==> flow/design.v <==
module MAC(  
  input         clock,  
  input  [7:0]  io_a,  
  input  [7:0]  io_b,  
  input  [15:0] io_c,  
  output [16:0] io_y  
);
  reg [7:0] rA;  
  reg [7:0] rB;  
  reg [15:0] rC;  
  wire [15:0] mult;  
  assign mult = $signed(rA) * $signed(rB);  
  assign io_y = $signed(rC) + $signed(mult);  
  always @(posedge clock) begin
    rA <= io_a;
    rB <= io_b;
    rC <= io_c;
  end
endmodule
module Adder(  
  input         clock,  
  input  [16:0] io_a,  
  input  [16:0] io_b,  
  output [17:0] io_y  
);
  reg [16:0] rA;  
  reg [16:0] rB;  
  assign io_y = $signed(rA) + $signed(rB);  
  always @(posedge clock) begin
    rA <= io_a;
    rB <= io_b;
  end
endmodule
module Adder_8(  
  input         clock,  
  input  [17:0] io_a,  
  input  [17:0] io_b,  
  output [18:0] io_y  
);
  reg [17:0] rA;  
  reg [17:0] rB;  
  assign io_y = $signed(rA) + $signed(rB);  
  always @(posedge clock) begin
    rA <= io_a;
    rB <= io_b;
  end
endmodule
module Adder_12(  
  input         clock,  
  input  [18:0] io_a,  
  input  [18:0] io_b,  
  output [19:0] io_y  
);
  reg [18:0] rA;  
  reg [18:0] rB;  
  assign io_y = $signed(rA) + $signed(rB);  
  always @(posedge clock) begin
    rA <= io_a;
    rB <= io_b;
  end
endmodule
module Adder_14(  
  input         clock,  
  input  [19:0] io_a,  
  input  [19:0] io_b,  
  output [20:0] io_y  
);
  reg [19:0] rA;  
  reg [19:0] rB;  
  assign io_y = $signed(rA) + $signed(rB);  
  always @(posedge clock) begin
    rA <= io_a;
    rB <= io_b;
  end
endmodule
module DotProduct(  
  input         clock,  
  input  [7:0]  io_a_0,
  input  [7:0]  io_a_1,
  input  [7:0]  io_a_2,
  input  [7:0]  io_a_3,
  input  [7:0]  io_a_4,
  input  [7:0]  io_a_5,
  input  [7:0]  io_a_6,
  input  [7:0]  io_a_7,
  input  [7:0]  io_a_8,
  input  [7:0]  io_a_9,
  input  [7:0]  io_a_10,
  input  [7:0]  io_a_11,
  input  [7:0]  io_a_12,
  input  [7:0]  io_a_13,
  input  [7:0]  io_a_14,
  input  [7:0]  io_a_15,
  input  [7:0]  io_b_0,  
  input  [7:0]  io_b_1,  
  input  [7:0]  io_b_2,  
  input  [7:0]  io_b_3,  
  input  [7:0]  io_b_4,  
  input  [7:0]  io_b_5,  
  input  [7:0]  io_b_6,  
  input  [7:0]  io_b_7,  
  input  [7:0]  io_b_8,  
  input  [7:0]  io_b_9,  
  input  [7:0]  io_b_10,  
  input  [7:0]  io_b_11,  
  input  [7:0]  io_b_12,  
  input  [7:0]  io_b_13,  
  input  [7:0]  io_b_14,  
  input  [7:0]  io_b_15,  
  output [20:0] io_y  
);
  wire  m_0_clock;  
  wire [7:0] m_0_io_a;  
  wire [7:0] m_0_io_b;  
  wire [15:0] m_0_io_c;  
  wire [16:0] m_0_io_y;  
  wire  m_1_clock;  
  wire [7:0] m_1_io_a;  
  wire [7:0] m_1_io_b;  
  wire [15:0] m_1_io_c;  
  wire [16:0] m_1_io_y;  
  wire  m_2_clock;  
  wire [7:0] m_2_io_a;  
  wire [7:0] m_2_io_b;  
  wire [15:0] m_2_io_c;  
  wire [16:0] m_2_io_y;  
  wire  m_3_clock;  
  wire [7:0] m_3_io_a;  
  wire [7:0] m_3_io_b;  
  wire [15:0] m_3_io_c;  
  wire [16:0] m_3_io_y;  
  wire  m_4_clock;  
  wire [7:0] m_4_io_a;  
  wire [7:0] m_4_io_b;  
  wire [15:0] m_4_io_c;  
  wire [16:0] m_4_io_y;  
  wire  m_5_clock;  
  wire [7:0] m_5_io_a;  
  wire [7:0] m_5_io_b;  
  wire [15:0] m_5_io_c;  
  wire [16:0] m_5_io_y;  
  wire  m_6_clock;  
  wire [7:0] m_6_io_a;  
  wire [7:0] m_6_io_b;  
  wire [15:0] m_6_io_c;  
  wire [16:0] m_6_io_y;  
  wire  m_7_clock;  
  wire [7:0] m_7_io_a;  
  wire [7:0] m_7_io_b;  
  wire [15:0] m_7_io_c;  
  wire [16:0] m_7_io_y;  
  wire  m_8_clock;  
  wire [7:0] m_8_io_a;  
  wire [7:0] m_8_io_b;  
  wire [15:0] m_8_io_c;  
  wire [16:0] m_8_io_y;  
  wire  m_9_clock;  
  wire [7:0] m_9_io_a;  
  wire [7:0] m_9_io_b;  
  wire [15:0] m_9_io_c;  
  wire [16:0] m_9_io_y;  
  wire  m_10_clock;  
  wire [7:0] m_10_io_a;  
  wire [7:0] m_10_io_b;  
  wire [15:0] m_10_io_c;  
  wire [16:0] m_10_io_y;  
  wire  m_11_clock;  
  wire [7:0] m_11_io_a;  
  wire [7:0] m_11_io_b;  
  wire [15:0] m_11_io_c;  
  wire [16:0] m_11_io_y;  
  wire  m_12_clock;  
  wire [7:0] m_12_io_a;  
  wire [7:0] m_12_io_b;  
  wire [15:0] m_12_io_c;  
  wire [16:0] m_12_io_y;  
  wire  m_13_clock;  
  wire [7:0] m_13_io_a;  
  wire [7:0] m_13_io_b;  
  wire [15:0] m_13_io_c;  
  wire [16:0] m_13_io_y;  
  wire  m_14_clock;  
  wire [7:0] m_14_io_a;  
  wire [7:0] m_14_io_b;  
  wire [15:0] m_14_io_c;  
  wire [16:0] m_14_io_y;  
  wire  m_15_clock;  
  wire [7:0] m_15_io_a;  
  wire [7:0] m_15_io_b;  
  wire [15:0] m_15_io_c;  
  wire [16:0] m_15_io_y;  
  wire  a_0_0_clock;  
  wire [16:0] a_0_0_io_a;  
  wire [16:0] a_0_0_io_b;  
  wire [17:0] a_0_0_io_y;  
  wire  a_0_1_clock;  
  wire [16:0] a_0_1_io_a;  
  wire [16:0] a_0_1_io_b;  
  wire [17:0] a_0_1_io_y;  
  wire  a_0_2_clock;  
  wire [16:0] a_0_2_io_a;  
  wire [16:0] a_0_2_io_b;  
  wire [17:0] a_0_2_io_y;  
  wire  a_0_3_clock;  
  wire [16:0] a_0_3_io_a;  
  wire [16:0] a_0_3_io_b;  
  wire [17:0] a_0_3_io_y;  
  wire  a_0_4_clock;  
  wire [16:0] a_0_4_io_a;  
  wire [16:0] a_0_4_io_b;  
  wire [17:0] a_0_4_io_y;  
  wire  a_0_5_clock;  
  wire [16:0] a_0_5_io_a;  
  wire [16:0] a_0_5_io_b;  
  wire [17:0] a_0_5_io_y;  
  wire  a_0_6_clock;  
  wire [16:0] a_0_6_io_a;  
  wire [16:0] a_0_6_io_b;  
  wire [17:0] a_0_6_io_y;  
  wire  a_0_7_clock;  
  wire [16:0] a_0_7_io_a;  
  wire [16:0] a_0_7_io_b;  
  wire [17:0] a_0_7_io_y;  
  wire  a_1_0_clock;  
  wire [17:0] a_1_0_io_a;  
  wire [17:0] a_1_0_io_b;  
  wire [18:0] a_1_0_io_y;  
  wire  a_1_1_clock;  
  wire [17:0] a_1_1_io_a;  
  wire [17:0] a_1_1_io_b;  
  wire [18:0] a_1_1_io_y;  
  wire  a_1_2_clock;  
  wire [17:0] a_1_2_io_a;  
  wire [17:0] a_1_2_io_b;  
  wire [18:0] a_1_2_io_y;  
  wire  a_1_3_clock;  
  wire [17:0] a_1_3_io_a;  
  wire [17:0] a_1_3_io_b;  
  wire [18:0] a_1_3_io_y;  
  wire  a_2_0_clock;  
  wire [18:0] a_2_0_io_a;  
  wire [18:0] a_2_0_io_b;  
  wire [19:0] a_2_0_io_y;  
  wire  a_2_1_clock;  
  wire [18:0] a_2_1_io_a;  
  wire [18:0] a_2_1_io_b;  
  wire [19:0] a_2_1_io_y;  
  wire  a_3_0_clock;  
  wire [19:0] a_3_0_io_a;  
  wire [19:0] a_3_0_io_b;  
  wire [20:0] a_3_0_io_y;  
  MAC m_0 (  
    .clock(m_0_clock),
    .io_a(m_0_io_a),
    .io_b(m_0_io_b),
    .io_c(m_0_io_c),
    .io_y(m_0_io_y)
  );
  MAC m_1 (  
    .clock(m_1_clock),
    .io_a(m_1_io_a),
    .io_b(m_1_io_b),
    .io_c(m_1_io_c),
    .io_y(m_1_io_y)
  );
  MAC m_2 (  
    .clock(m_2_clock),
    .io_a(m_2_io_a),
    .io_b(m_2_io_b),
    .io_c(m_2_io_c),
    .io_y(m_2_io_y)
  );
  MAC m_3 (  
    .clock(m_3_clock),
    .io_a(m_3_io_a),
    .io_b(m_3_io_b),
    .io_c(m_3_io_c),
    .io_y(m_3_io_y)
  );
  MAC m_4 (  
    .clock(m_4_clock),
    .io_a(m_4_io_a),
    .io_b(m_4_io_b),
    .io_c(m_4_io_c),
    .io_y(m_4_io_y)
  );
  MAC m_5 (  
    .clock(m_5_clock),
    .io_a(m_5_io_a),
    .io_b(m_5_io_b),
    .io_c(m_5_io_c),
    .io_y(m_5_io_y)
  );
  MAC m_6 (  
    .clock(m_6_clock),
    .io_a(m_6_io_a),
    .io_b(m_6_io_b),
    .io_c(m_6_io_c),
    .io_y(m_6_io_y)
  );
  MAC m_7 (  
    .clock(m_7_clock),
    .io_a(m_7_io_a),
    .io_b(m_7_io_b),
    .io_c(m_7_io_c),
    .io_y(m_7_io_y)
  );
  MAC m_8 (  
    .clock(m_8_clock),
    .io_a(m_8_io_a),
    .io_b(m_8_io_b),
    .io_c(m_8_io_c),
    .io_y(m_8_io_y)
  );
  MAC m_9 (  
    .clock(m_9_clock),
    .io_a(m_9_io_a),
    .io_b(m_9_io_b),
    .io_c(m_9_io_c),
    .io_y(m_9_io_y)
  );
  MAC m_10 (  
    .clock(m_10_clock),
    .io_a(m_10_io_a),
    .io_b(m_10_io_b),
    .io_c(m_10_io_c),
    .io_y(m_10_io_y)
  );
  MAC m_11 (  
    .clock(m_11_clock),
    .io_a(m_11_io_a),
    .io_b(m_11_io_b),
    .io_c(m_11_io_c),
    .io_y(m_11_io_y)
  );
  MAC m_12 (  
    .clock(m_12_clock),
    .io_a(m_12_io_a),
    .io_b(m_12_io_b),
    .io_c(m_12_io_c),
    .io_y(m_12_io_y)
  );
  MAC m_13 (  
    .clock(m_13_clock),
    .io_a(m_13_io_a),
    .io_b(m_13_io_b),
    .io_c(m_13_io_c),
    .io_y(m_13_io_y)
  );
  MAC m_14 (  
    .clock(m_14_clock),
    .io_a(m_14_io_a),
    .io_b(m_14_io_b),
    .io_c(m_14_io_c),
    .io_y(m_14_io_y)
  );
  MAC m_15 (  
    .clock(m_15_clock),
    .io_a(m_15_io_a),
    .io_b(m_15_io_b),
    .io_c(m_15_io_c),
    .io_y(m_15_io_y)
  );
  Adder a_0_0 (  
    .clock(a_0_0_clock),
    .io_a(a_0_0_io_a),
    .io_b(a_0_0_io_b),
    .io_y(a_0_0_io_y)
  );
  Adder a_0_1 (  
    .clock(a_0_1_clock),
    .io_a(a_0_1_io_a),
    .io_b(a_0_1_io_b),
    .io_y(a_0_1_io_y)
  );
  Adder a_0_2 (  
    .clock(a_0_2_clock),
    .io_a(a_0_2_io_a),
    .io_b(a_0_2_io_b),
    .io_y(a_0_2_io_y)
  );
  Adder a_0_3 (  
    .clock(a_0_3_clock),
    .io_a(a_0_3_io_a),
    .io_b(a_0_3_io_b),
    .io_y(a_0_3_io_y)
  );
  Adder a_0_4 (  
    .clock(a_0_4_clock),
    .io_a(a_0_4_io_a),
    .io_b(a_0_4_io_b),
    .io_y(a_0_4_io_y)
  );
  Adder a_0_5 (  
    .clock(a_0_5_clock),
    .io_a(a_0_5_io_a),
    .io_b(a_0_5_io_b),
    .io_y(a_0_5_io_y)
  );
  Adder a_0_6 (  
    .clock(a_0_6_clock),
    .io_a(a_0_6_io_a),
    .io_b(a_0_6_io_b),
    .io_y(a_0_6_io_y)
  );
  Adder a_0_7 (  
    .clock(a_0_7_clock),
    .io_a(a_0_7_io_a),
    .io_b(a_0_7_io_b),
    .io_y(a_0_7_io_y)
  );
  Adder_8 a_1_0 (  
    .clock(a_1_0_clock),
    .io_a(a_1_0_io_a),
    .io_b(a_1_0_io_b),
    .io_y(a_1_0_io_y)
  );
  Adder_8 a_1_1 (  
    .clock(a_1_1_clock),
    .io_a(a_1_1_io_a),
    .io_b(a_1_1_io_b),
    .io_y(a_1_1_io_y)
  );
  Adder_8 a_1_2 (  
    .clock(a_1_2_clock),
    .io_a(a_1_2_io_a),
    .io_b(a_1_2_io_b),
    .io_y(a_1_2_io_y)
  );
  Adder_8 a_1_3 (  
    .clock(a_1_3_clock),
    .io_a(a_1_3_io_a),
    .io_b(a_1_3_io_b),
    .io_y(a_1_3_io_y)
  );
  Adder_12 a_2_0 (  
    .clock(a_2_0_clock),
    .io_a(a_2_0_io_a),
    .io_b(a_2_0_io_b),
    .io_y(a_2_0_io_y)
  );
  Adder_12 a_2_1 (  
    .clock(a_2_1_clock),
    .io_a(a_2_1_io_a),
    .io_b(a_2_1_io_b),
    .io_y(a_2_1_io_y)
  );
  Adder_14 a_3_0 (  
    .clock(a_3_0_clock),
    .io_a(a_3_0_io_a),
    .io_b(a_3_0_io_b),
    .io_y(a_3_0_io_y)
  );
  assign io_y = a_3_0_io_y;  
  assign m_0_clock = clock;  
  assign m_0_io_a = io_a_0;  
  assign m_0_io_b = io_b_0;  
  assign m_0_io_c = 16'sh0;  
  assign m_1_clock = clock;  
  assign m_1_io_a = io_a_1;  
  assign m_1_io_b = io_b_1;  
  assign m_1_io_c = 16'sh0;  
  assign m_2_clock = clock;  
  assign m_2_io_a = io_a_2;  
  assign m_2_io_b = io_b_2;  
  assign m_2_io_c = 16'sh0;  
  assign m_3_clock = clock;  
  assign m_3_io_a = io_a_3;  
  assign m_3_io_b = io_b_3;  
  assign m_3_io_c = 16'sh0;  
  assign m_4_clock = clock;  
  assign m_4_io_a = io_a_4;  
  assign m_4_io_b = io_b_4;  
  assign m_4_io_c = 16'sh0;  
  assign m_5_clock = clock;  
  assign m_5_io_a = io_a_5;  
  assign m_5_io_b = io_b_5;  
  assign m_5_io_c = 16'sh0;  
  assign m_6_clock = clock;  
  assign m_6_io_a = io_a_6;  
  assign m_6_io_b = io_b_6;  
  assign m_6_io_c = 16'sh0;  
  assign m_7_clock = clock;  
  assign m_7_io_a = io_a_7;  
  assign m_7_io_b = io_b_7;  
  assign m_7_io_c = 16'sh0;  
  assign m_8_clock = clock;  
  assign m_8_io_a = io_a_8;  
  assign m_8_io_b = io_b_8;  
  assign m_8_io_c = 16'sh0;  
  assign m_9_clock = clock;  
  assign m_9_io_a = io_a_9;  
  assign m_9_io_b = io_b_9;  
  assign m_9_io_c = 16'sh0;  
  assign m_10_clock = clock;  
  assign m_10_io_a = io_a_10;  
  assign m_10_io_b = io_b_10;  
  assign m_10_io_c = 16'sh0;  
  assign m_11_clock = clock;  
  assign m_11_io_a = io_a_11;  
  assign m_11_io_b = io_b_11;  
  assign m_11_io_c = 16'sh0;  
  assign m_12_clock = clock;  
  assign m_12_io_a = io_a_12;  
  assign m_12_io_b = io_b_12;  
  assign m_12_io_c = 16'sh0;  
  assign m_13_clock = clock;  
  assign m_13_io_a = io_a_13;  
  assign m_13_io_b = io_b_13;  
  assign m_13_io_c = 16'sh0;  
  assign m_14_clock = clock;  
  assign m_14_io_a = io_a_14;  
  assign m_14_io_b = io_b_14;  
  assign m_14_io_c = 16'sh0;  
  assign m_15_clock = clock;  
  assign m_15_io_a = io_a_15;  
  assign m_15_io_b = io_b_15;  
  assign m_15_io_c = 16'sh0;  
  assign a_0_0_clock = clock;  
  assign a_0_0_io_a = m_0_io_y;  
  assign a_0_0_io_b = m_1_io_y;  
  assign a_0_1_clock = clock;  
  assign a_0_1_io_a = m_2_io_y;  
  assign a_0_1_io_b = m_3_io_y;  
  assign a_0_2_clock = clock;  
  assign a_0_2_io_a = m_4_io_y;  
  assign a_0_2_io_b = m_5_io_y;  
  assign a_0_3_clock = clock;  
  assign a_0_3_io_a = m_6_io_y;  
  assign a_0_3_io_b = m_7_io_y;  
  assign a_0_4_clock = clock;  
  assign a_0_4_io_a = m_8_io_y;  
  assign a_0_4_io_b = m_9_io_y;  
  assign a_0_5_clock = clock;  
  assign a_0_5_io_a = m_10_io_y;  
  assign a_0_5_io_b = m_11_io_y;  
  assign a_0_6_clock = clock;  
  assign a_0_6_io_a = m_12_io_y;  
  assign a_0_6_io_b = m_13_io_y;  
  assign a_0_7_clock = clock;  
  assign a_0_7_io_a = m_14_io_y;  
  assign a_0_7_io_b = m_15_io_y;  
  assign a_1_0_clock = clock;  
  assign a_1_0_io_a = a_0_0_io_y;  
  assign a_1_0_io_b = a_0_1_io_y;  
  assign a_1_1_clock = clock;  
  assign a_1_1_io_a = a_0_2_io_y;  
  assign a_1_1_io_b = a_0_3_io_y;  
  assign a_1_2_clock = clock;  
  assign a_1_2_io_a = a_0_4_io_y;  
  assign a_1_2_io_b = a_0_5_io_y;  
  assign a_1_3_clock = clock;  
  assign a_1_3_io_a = a_0_6_io_y;  
  assign a_1_3_io_b = a_0_7_io_y;  
  assign a_2_0_clock = clock;  
  assign a_2_0_io_a = a_1_0_io_y;  
  assign a_2_0_io_b = a_1_1_io_y;  
  assign a_2_1_clock = clock;  
  assign a_2_1_io_a = a_1_2_io_y;  
  assign a_2_1_io_b = a_1_3_io_y;  
  assign a_3_0_clock = clock;  
  assign a_3_0_io_a = a_2_0_io_y;  
  assign a_3_0_io_b = a_2_1_io_y;  
endmodule
* Tool chain data of DotProduct
What the tools print for DotProduct, step after step.
Line numbers count from 1 in the design file above.
Operators: Yosys type, input widths -> output width; for muxes data width and select width s.
A cell with -- has no value.
- Top :: DotProduct
- Clock :: clock
- Library :: sky130hd
- Library corner :: tt_025C_1v80

* Word-level counts
Counts by Yosys on the flattened word-level netlist (proc, flatten, opt, wreduce; memories kept). Register bits leave out memories and registers merged into their read ports (data or address); mux counts leave out enables and synchronous resets folded into registers. Print and check cells are left out. Cells with the same type and inputs are merged into one.
- Multiply operators :: 16
- $add $sub $neg :: 15
** Operators with widths (number)
- $mul 8x8->16 :: 16
- $add 16x16->17 :: 8
- $add 17x17->18 :: 4
- $add 18x18->19 :: 2
- $add 19x19->20 :: 1
- Input port bits :: 257
- Register bits after elaboration :: 758
- Elaborated cells :: 93
- Output and inout port bits :: 21

* Depth
Longest topological path by Yosys (ltp), each cell counted once; first at word level (registers and memories cut), then after technology mapping (sequential cells cut; the memories' decode and read muxes count).
- Depth in word-level cells :: 1
- ABC_AREA :: 1
- Depth in mapped cells :: 22
- Depth with buffers taken out :: 21

* Synthesis result
The flow's flattened synthesis, as Yosys stat reports it; memories are mapped. The netlist is that of the ABC_AREA named above (0 if unset); the other value can give another one.
- Area of sequential cells :: 0.0151746 mm²
- Buffer cells :: 241
- Mapped cells :: 9707
- Mapped flip-flops :: 758
- Cell area after synthesis :: 0.0730588 mm²
** Cell types
- sky130_fd_sc_hd__fa_1 :: number 895, total area 1.79E+04 µm²
- sky130_fd_sc_hd__dfxtp_1 :: number 758, total area 1.52E+04 µm²
- sky130_fd_sc_hd__inv_1 :: number 2666, total area 1E+04 µm²
- sky130_fd_sc_hd__nand2_1 :: number 2478, total area 9.3E+03 µm²
- sky130_fd_sc_hd__ha_1 :: number 715, total area 8946.08 µm²
- sky130_fd_sc_hd__nor2_1 :: number 489, total area 1835.51 µm²
- sky130_fd_sc_hd__nand3_1 :: number 355, total area 1.78E+03 µm²
- sky130_fd_sc_hd__a21oi_1 :: number 334, total area 1.67E+03 µm²
- sky130_fd_sc_hd__xor2_1 :: number 179, total area 1.57E+03 µm²
- sky130_fd_sc_hd__xnor2_1 :: number 108, total area 945.907 µm²
- sky130_fd_sc_hd__clkbuf_1 :: number 240, total area 900.864 µm²
- sky130_fd_sc_hd__o21ai_0 :: number 166, total area 830.797 µm²
- sky130_fd_sc_hd__o21bai_1 :: number 51, total area 382.867 µm²
- sky130_fd_sc_hd__nand4_1 :: number 44, total area 275.264 µm²
- sky130_fd_sc_hd__o21ai_2 :: number 22, total area 192.685 µm²
- sky130_fd_sc_hd__nand2_2 :: number 29, total area 181.424 µm²
- sky130_fd_sc_hd__nor3_1 :: number 32, total area 160.154 µm²
- sky130_fd_sc_hd__or2_2 :: number 24, total area 150.144 µm²
Not listed: further types 18, cells in them 122.

* Timing after synthesis
Path of least setup slack by OpenSTA after synthesis, without wires, with an ideal clock, recovery checks aside; 20% of the period is set as input and as output delay. Where synthesis merged equal registers, the netlist keeps one of their names.
- Path kind :: reg2reg
- Start point :: reg m_8.rB[2]
- End point :: reg a_0_4.rA[15]
- Launch time at the first pin :: 0 ps
- Arrival time :: 3846 ps
- Period :: 5000 ps
- Delay of the path :: 3958 ps
- Setup time :: 112 ps
- Stages :: 18
- Setup slack :: 1042 ps
- Buffers on the path :: 1
- Data required time :: 4888 ps
- Period reached after synthesis :: 3958 ps
"delay of the path" = arrival - input delay + setup time.
"stages": output pins that drive a net of the path, with the launching flip-flop's if there is one; two outputs of one cell count as two.
"period reached after synthesis" is the clock period less the worst setup slack; recovery checks do not enter. This is arithmetic on one report: input and output delays are still those of the set period (20% each).
Between the ends stands the longest chain of elaborated cells between them, by number of cells; it is not shown to be the way that was timed. Of several equally long chains one is given.
A line is the first line of the expression or statement that the cell stems from. Yosys adds cells for indexed reads and writes and turns some case tables into memories.
- Cells stage by stage :: sky130_fd_sc_hd__dfxtp_1 -> sky130_fd_sc_hd__clkbuf_1 -> sky130_fd_sc_hd__nand2_1 -> sky130_fd_sc_hd__fa_1 -> sky130_fd_sc_hd__inv_1 -> sky130_fd_sc_hd__fa_1 -> sky130_fd_sc_hd__inv_1 -> sky130_fd_sc_hd__fa_1 -> sky130_fd_sc_hd__inv_1 -> sky130_fd_sc_hd__fa_1 -> sky130_fd_sc_hd__ha_1 -> sky130_fd_sc_hd__a21o_1 -> sky130_fd_sc_hd__nor2_1 -> sky130_fd_sc_hd__nand2_1 -> sky130_fd_sc_hd__nor2_1 -> sky130_fd_sc_hd__inv_1 -> sky130_fd_sc_hd__nand2_1 -> sky130_fd_sc_hd__nand2_1
- Cells in the longest elaborated chain :: 1
- Elaborated cells between the ends (all ways) :: 1
- Source lines of those cells :: 1
- Classes of those cells :: 1 x mul
** RTL lines, path post-synthesis
- from (decl) :: line 9 : reg [7:0] rB;
- from (assign) :: line 16 : rB <= io_b;
- $mul 8x8->16 :: line 12 : assign mult = $signed(rA) * $signed(rB);
- to (assign) :: line 30 : rA <= io_a;
- to (decl) :: line 26 : reg [16:0] rA;

* Timing after layout
Path of least setup slack in the final report of run A (OpenROAD, finished layout, wires in). Where an end is a register, its clock arrival counts in the times.
The report prints the path's times to 10 ps; the period is as set.
- Path kind :: reg2out
- Start point :: reg a_3_0.rA[16]
- End point :: out io_y[17]
- Buffers on the path :: 1
- Arrival time :: 3240 ps
- Setup slack :: 3570 ps
- Output delay :: 1700 ps
- Launch time at the first pin :: 850 ps
- Stages :: 11
- Period :: 8510 ps
- Data required time :: 6810 ps
Between the ends stands the longest chain of elaborated cells between them, by number of cells; it is not shown to be the way that was timed. Of several equally long chains one is given.
- Cells stage by stage :: sky130_fd_sc_hd__dfxtp_1 -> sky130_fd_sc_hd__ha_1 -> sky130_fd_sc_hd__nand2_1 -> sky130_fd_sc_hd__nor2_1 -> sky130_fd_sc_hd__nand2_1 -> sky130_fd_sc_hd__nor2_1 -> sky130_fd_sc_hd__nand2_1 -> sky130_fd_sc_hd__nand3_1 -> sky130_fd_sc_hd__nand2_1 -> sky130_fd_sc_hd__nand2_1 -> sky130_fd_sc_hd__clkdlybuf4s50_1
- Cells in the longest elaborated chain :: 1
- Elaborated cells between the ends (all ways) :: 1
- Source lines of those cells :: 1
- Classes of those cells :: 1 x add/sub
** RTL lines, path after layout
- from (decl) :: line 68 : reg [19:0] rA;
- from (assign) :: line 72 : rA <= io_a;
- $add 19x19->20 :: line 70 : assign io_y = $signed(rA) + $signed(rB);
- to (decl) :: line 110 : output [20:0] io_y

Measured data: module DotProduct, platform sky130hd, 4 stored runs of the flow under differing settings, order arbitrary. Input and output delays are each 20% of the period that was set; the output load is 0.01 pF.
By "worst path time" is meant the share of the clock period that the worst setup path is allowed (20% is reserved at inputs, 20% at outputs), minus its slack. Clock arrival times at its registers enter into it.
By "total power of the final layout" is meant OpenSTA's value without simulated activity: inputs other than the clock are taken to toggle once in ten clock periods, and the tool carries that through the logic.
"worst path time" is known to 10 ps.

* Run A
** Files
==> flow/run.sh <==
#!/bin/bash
# the make line also repeats the synthesis and layout settings of config.mk as NAME=value (left out here)
make -C /OpenROAD-flow-scripts/flow DESIGN_CONFIG=/design/flow/config.mk WORK_HOME=/design/flow/orfs CLKGATE_MAP_FILE= finish
==> flow/config.mk <==
export PLATFORM = sky130hd
export DESIGN_NAME = DotProduct
export DESIGN_NICKNAME = DotProduct
export VERILOG_FILES = /design/flow/design.v
export SDC_FILE = /design/flow/constraint.sdc
export NUM_CORES = 4
export LEC_CHECK = 0
export ABC_AREA = 1
export CAP_MARGIN = 5
export CORE_MARGIN = 5
export CORE_UTILIZATION = 15
export GPL_TIMING_DRIVEN = 1
export MIN_ROUTING_LAYER = met1
export PLACE_DENSITY = 0.53
export SETUP_SLACK_MARGIN = 0.05
export SLEW_MARGIN = 40
export TNS_END_PERCENT = 20
==> flow/constraint.sdc <==
create_clock -name core_clock -period 8.51 [get_ports {clock}]
set_input_delay 1.7020 -clock core_clock [delete_from_list [all_inputs] [get_ports {clock}]]
set_output_delay 1.7020 -clock core_clock [all_outputs]
set_load 0.01 [all_outputs]
** Results
- Post-synthesis cell area :: 0.0730588 mm²
- Lowest hold slack :: 448 ps
- Worst setup slack after layout :: 3570 ps
- Total power of the final layout :: 31.797 mW
- Utilization of the finished layout :: 0.178
- Area inside the die boundary :: 0.501115 mm²
- Worst path time :: 3240 ps
- Kind of the worst setup path :: reg2out

* Run B
** Files
==> flow/run.sh <==
#!/bin/bash
# the make line also repeats the synthesis and layout settings of config.mk as NAME=value (left out here)
make -C /OpenROAD-flow-scripts/flow DESIGN_CONFIG=/design/flow/config.mk WORK_HOME=/design/flow/orfs CLKGATE_MAP_FILE= finish
==> flow/config.mk <==
export PLATFORM = sky130hd
export DESIGN_NAME = DotProduct
export DESIGN_NICKNAME = DotProduct
export VERILOG_FILES = /design/flow/design.v
export SDC_FILE = /design/flow/constraint.sdc
export NUM_CORES = 4
export LEC_CHECK = 0
export ABC_AREA = 1
export CAP_MARGIN = 5
export CORE_MARGIN = 5
export CORE_UTILIZATION = 36
export CTS_CLUSTER_SIZE = 70
export GPL_ROUTABILITY_DRIVEN = 0
export GPL_TIMING_DRIVEN = 1
export MIN_ROUTING_LAYER = met1
export PLACE_DENSITY = 0.58
export SETUP_SLACK_MARGIN = 0.05
export SLEW_MARGIN = 40
export TNS_END_PERCENT = 20
==> flow/constraint.sdc <==
create_clock -name core_clock -period 8.51 [get_ports {clock}]
set_input_delay 1.7020 -clock core_clock [delete_from_list [all_inputs] [get_ports {clock}]]
set_output_delay 1.7020 -clock core_clock [all_outputs]
set_load 0.01 [all_outputs]
** Results
- Post-synthesis cell area :: 0.0730588 mm²
- Lowest hold slack :: 450 ps
- Worst setup slack after layout :: 3344 ps
- Total power of the final layout :: 31.092 mW
- Utilization of the finished layout :: 0.405
- Area inside the die boundary :: 0.212051 mm²
- Worst path time :: 3460 ps
- Kind of the worst setup path :: reg2out

* Run C
** Files
==> flow/run.sh <==
#!/bin/bash
# the make line also repeats the synthesis and layout settings of config.mk as NAME=value (left out here)
make -C /OpenROAD-flow-scripts/flow DESIGN_CONFIG=/design/flow/config.mk WORK_HOME=/design/flow/orfs CLKGATE_MAP_FILE= finish
==> flow/config.mk <==
export PLATFORM = sky130hd
export DESIGN_NAME = DotProduct
export DESIGN_NICKNAME = DotProduct
export VERILOG_FILES = /design/flow/design.v
export SDC_FILE = /design/flow/constraint.sdc
export NUM_CORES = 4
export LEC_CHECK = 0
export CAP_MARGIN = 20
export CORE_MARGIN = 2
export CORE_UTILIZATION = 21
export SLEW_MARGIN = 20
==> flow/constraint.sdc <==
create_clock -name core_clock -period 4.77 [get_ports {clock}]
set_input_delay 0.9540 -clock core_clock [delete_from_list [all_inputs] [get_ports {clock}]]
set_output_delay 0.9540 -clock core_clock [all_outputs]
set_load 0.01 [all_outputs]
** Results
- Post-synthesis cell area :: 0.0663224 mm²
- Lowest hold slack :: 443 ps
- Worst setup slack after layout :: 256 ps
- Total power of the final layout :: 53.024 mW
- Utilization of the finished layout :: 0.248
- Area inside the die boundary :: 0.320333 mm²
- Worst path time :: 3560 ps
- Kind of the worst setup path :: reg2out

* Run D
** Files
==> flow/run.sh <==
#!/bin/bash
# the make line also repeats the synthesis and layout settings of config.mk as NAME=value (left out here)
make -C /OpenROAD-flow-scripts/flow DESIGN_CONFIG=/design/flow/config.mk WORK_HOME=/design/flow/orfs CLKGATE_MAP_FILE= finish
==> flow/config.mk <==
export PLATFORM = sky130hd
export DESIGN_NAME = DotProduct
export DESIGN_NICKNAME = DotProduct
export VERILOG_FILES = /design/flow/design.v
export SDC_FILE = /design/flow/constraint.sdc
export NUM_CORES = 4
export LEC_CHECK = 0
export CAP_MARGIN = 10
export CORE_MARGIN = 2
export CORE_UTILIZATION = 55
export CTS_CLUSTER_DIAMETER = 119
export CTS_CLUSTER_SIZE = 40
export GPL_ROUTABILITY_DRIVEN = 1
export GPL_TIMING_DRIVEN = 1
export PLACE_DENSITY = 0.46
export SLEW_MARGIN = 20
==> flow/constraint.sdc <==
create_clock -name core_clock -period 7.54 [get_ports {clock}]
set_input_delay 1.5080 -clock core_clock [delete_from_list [all_inputs] [get_ports {clock}]]
set_output_delay 1.5080 -clock core_clock [all_outputs]
set_load 0.01 [all_outputs]
** Results
- Post-synthesis cell area :: 0.0663224 mm²
- Lowest hold slack :: 464 ps
- Worst setup slack after layout :: 2355 ps
- Total power of the final layout :: 30.494 mW
- Utilization of the finished layout :: 0.606
- Area inside the die boundary :: 0.12338 mm²
- Worst path time :: 3680 ps
- Kind of the worst setup path :: reg2out
